==> flow/design.v <==
`timescale 1ns / 1ps
module mem32 (
    input Clk,                
    input rst,              
    input wr,         
    input rd,            
    input [3:0] in_add,      
    input [31:0] Data_in_32,  
    output reg [31:0] Data_out_32,  
    output reg valid
);
    reg [7:0] A [0:15];  
    always @(posedge Clk or posedge rst) begin
        if (rst) begin
            Data_out_32 <= 32'b0;
            valid <= 0;
        end else begin
            case ({wr, rd}) 
                2'b10: begin
                    if (in_add <= 12) begin  
                        A[in_add]     <= Data_in_32[7:0];    
                        A[in_add + 1] <= Data_in_32[15:8];   
                        A[in_add + 2] <= Data_in_32[23:16];  
                        A[in_add + 3] <= Data_in_32[31:24];  
                        valid <= 0;
                    end
                end
                2'b01: begin
                    if (in_add <= 12) begin  
                        Data_out_32[7:0]    <= A[in_add];      
                        Data_out_32[15:8]   <= A[in_add + 1];  
                        Data_out_32[23:16]  <= A[in_add + 2];  
                        Data_out_32[31:24]  <= A[in_add + 3]; 
                        valid <= 1; 
                    end else begin
                        Data_out_32 <= 32'b0; 
                        valid <= 0; 
                    end
                end
                default: begin
                    Data_out_32 <= 32'b0;  
                    valid <= 0;
                end
            endcase
        end
    end
endmodule
* Reports on mem32 *
What the tools print for mem32, step after step.
Line numbers count from 1 in the design file above.
Cell names lack the library's common part.
A cell with -- has no value.

inputs
  top = mem32
  clock = Clk
  cell library = sky130hd
  timing corner = tt_025C_1v80

* Elaborated design *
Counts by Yosys on the flattened word-level netlist (proc, flatten, opt, wreduce). Print and check cells are left out. Cells with the same type and inputs are merged into one.

word-level totals
  register bits = 161
  cells after elaboration = 201
  input bits = 40
  output and inout port bits = 33

operators by class
  reductions and logical operators = 36
  $lt $le $gt $ge = 1
  add/subtract/negate cells = 3
  bitwise operators = 1
  equality and inequality tests = 63
  multiplexer cells = 79

operator list
  operator                                      count
  2-to-1 mux 8 bit                              68
  parallel mux 8 bit (select 16 bit)            4
  equality test 4 bit with constant B           32
  equality test 4 x 3 -> 1 bit with constant B  16
  AND reduction 4 bit                           16
  nonzero test 4 bit                            16
  parallel mux 8 bit (select 2 bit)             4
  equality test 4 x 2 -> 1 bit with constant B  8
  equality test 4 x 1 -> 1 bit with constant B  4
  zero test 4 bit                               4
  adder 4 x 2 -> 4 bit with constant B          2
  adder 4 x 1 -> 4 bit with constant B          1
  <= comparator 4 bit with constant B           1
  equality test 2 x 1 -> 1 bit with constant B  1
  equality test 2 bit with constant B           1
  != test 2 bit with constant B                 1
  parallel mux 1 bit (select 2 bit)             1
  2-to-1 mux 1 bit                              2
  inverter 1 bit                                1

* Longest topological paths *
Depth = most cells in a row (Yosys ltp): at word level without a register or memory, in the mapped netlist without a sequential cell, where the memories' decode and read muxes count.

logic depth
  word-level depth = 5
  ABC_AREA = 0
  mapped depth = 13
  depth with buffers taken out = 7

* After synthesis *
Source: synth_stat.txt of the flow (Yosys; design flattened, memories mapped). It holds for the ABC_AREA given above (unset counts as 0); a run with the other value may have another netlist.

synthesis totals
  cells in the netlist = 1646
  sequential area = 4669.5 um2
  flip-flop cells = 161
  chip area (Yosys) = 14029.7 um2

cells by type
  type      count
  edfxtp_1  128
  mux2i_1   142
  dfrtp_1   33
  nand2_1   195
  a211oi_1  88
  a21o_1    86
  nor2_1    138
  o21ai_0   84
  a21oi_1   72
  buf_2     69
  clkbuf_1  90
  a32oi_1   36
  mux2_2    26
  nand3_1   51
  a22oi_1   31
  a221oi_1  26
  o22ai_1   30
  nor3_1    33

Other cell types: 68; their cells: 288.

* Timing after synthesis *
Source: OpenSTA report_checks on the synthesized netlist (no wires, ideal clock, input and output delay 20% of the period each), path of least setup slack; recovery checks are left aside. Register names are those of the netlist, which keeps one name where synthesis merged equal registers.

timing path post-synthesis
  path type = in2reg
  start = in in_add[1]
  end = reg A[10][0]
  data required time = 4.630 ns
  stages on the path = 12
  data arrival time = 3.505 ns
  setup slack = 1.125 ns
  launch time at the first pin = 1.000 ns
  path delay = 2.875 ns
  clock period = 5.0 ns
  synthesis period reached = 3.875 ns

"path delay" = arrival - input delay + setup time.
"stages on the path" counts driving pins, that of a launching flip-flop among them; a cell with two outputs on the path counts twice.
"synthesis period reached" = period - worst setup slack (recovery checks aside). The figure is calculated, with input and output delays left at 20% of the set period.
Between the ends stands the longest chain of elaborated cells between them, by number of cells; it is not shown to be the way that was timed. Of several equally long chains one is given.
A line is the first line of the expression or statement that the cell stems from. Yosys adds cells for indexed reads and writes and turns some case tables into memories.
Lines with a computed index may be missing from the assigning lines.
The path ends at the enable pin of a flip-flop; only ways to that pin are counted.

on the way, post-synthesis
  cells stage by stage = buf_2 -> buf_2 -> inv_1 -> clkbuf_1 -> ha_1 -> o21ai_1 -> nand2_4 -> nor2_1 -> clkbuf_1 -> buf_2 -> nor3_1 -> nor2_1
  cells in the longest elaborated chain = 4

RTL lines, path post-synthesis
  element               RTL line  source
  start, declared       7         input [3:0] in_add,
  adder 4 x 1 -> 4 bit  22        A[in_add + 1] <= Data_in_32[15:8];
  equality test 4 bit   22
  nonzero test 4 bit    --
  AND reduction 4 bit   --
  end, assigned         21        A[in_add]     <= Data_in_32[7:0];
  end, declared         12        reg [7:0] A [0:15];

* Timing after layout *
Path of least setup slack in the final report of record 1 (OpenROAD, finished layout, wires in). Where an end is a register, its clock arrival counts in the times.

timing path after layout
  path type = in2reg
  start = in in_add[1]
  end = reg Data_out_32[19]
  data required time = 5.30 ns
  data arrival time = 4.31 ns
  launch time at the first pin = 1.00 ns
  stages on the path = 8
  clock period = 5.0 ns
  setup slack = 0.99 ns

Between the ends stands the longest chain of elaborated cells between them, by number of cells; it is not shown to be the way that was timed. Of several equally long chains one is given.
A register here has more assigning lines than the two given.

on the way, after layout
  cells stage by stage = buf_4 -> inv_1 -> ha_1 -> clkinv_1 -> a221oi_1 -> o21ai_0 -> a221oi_1 -> o21ai_0
  cells in the longest elaborated chain = 5

RTL lines, path after layout
  element                             RTL line  source
  start, declared                     7         input [3:0] in_add,
  adder 4 x 2 -> 4 bit                32        Data_out_32[23:16]  <= A[in_add + 2];
  equality test 4 bit                 32
  parallel mux 8 bit (select 16 bit)  32
  2-to-1 mux 8 bit                    29        if (in_add <= 12) begin
  parallel mux 8 bit (select 2 bit)   18        case ({wr, rd})
  end, assigned                       15        Data_out_32 <= 32'b0;
  end, assigned                       32
  end, declared                       9         output reg [31:0] Data_out_32,

Ticket comment

Flow measurements of mem32 on sky130hd: 3 stored runs with different settings, listed in no order. Input and output delays are each 20% of the period that was set; the output load is 0.01 pF.
"achieved period" is the run's clock period less its worst setup slack. It is reckoned from that one timing run; input and output delays stay at 20% of the period that was set.
"power" is the tool's figure for a default switching activity; nothing was simulated.
Settings: . = not set for that run.

setting or result                        record 1  record 2  record 3
CORE_MARGIN                              7         6         2
CORE_UTILIZATION                         40        40        40
CTS_CLUSTER_SIZE                         86        .         .
GPL_ROUTABILITY_DRIVEN                   0         .         .
SLEW_MARGIN                              10        5         5
period_ns                                5.0       5.0       5.0
CAP_MARGIN                               20        40        20
ABC_AREA                                 .         0         .
CELL_PAD_IN_SITES_DETAIL_PLACEMENT       .         1         1
CELL_PAD_IN_SITES_GLOBAL_PLACEMENT       .         1         .
CTS_CLUSTER_DIAMETER                     .         197       .
MAX_ROUTING_LAYER                        .         met4      met4
TNS_END_PERCENT                          .         45        45
chip area after synthesis (Yosys) (um2)  14029.7   14029.7   14029.7
full die area (um2)                      40513.6   39712.5   36588.0
standard-cell area after layout (um2)    16001.6   16346.9   16099.2
worst setup slack after layout (ns)      0.989     1.399     1.053
post-route setup TNS (ns)                0.000     0.000     0.000
power (mW)                               4.102     4.091     4.198
achieved period (ns)                     4.011     3.601     3.947
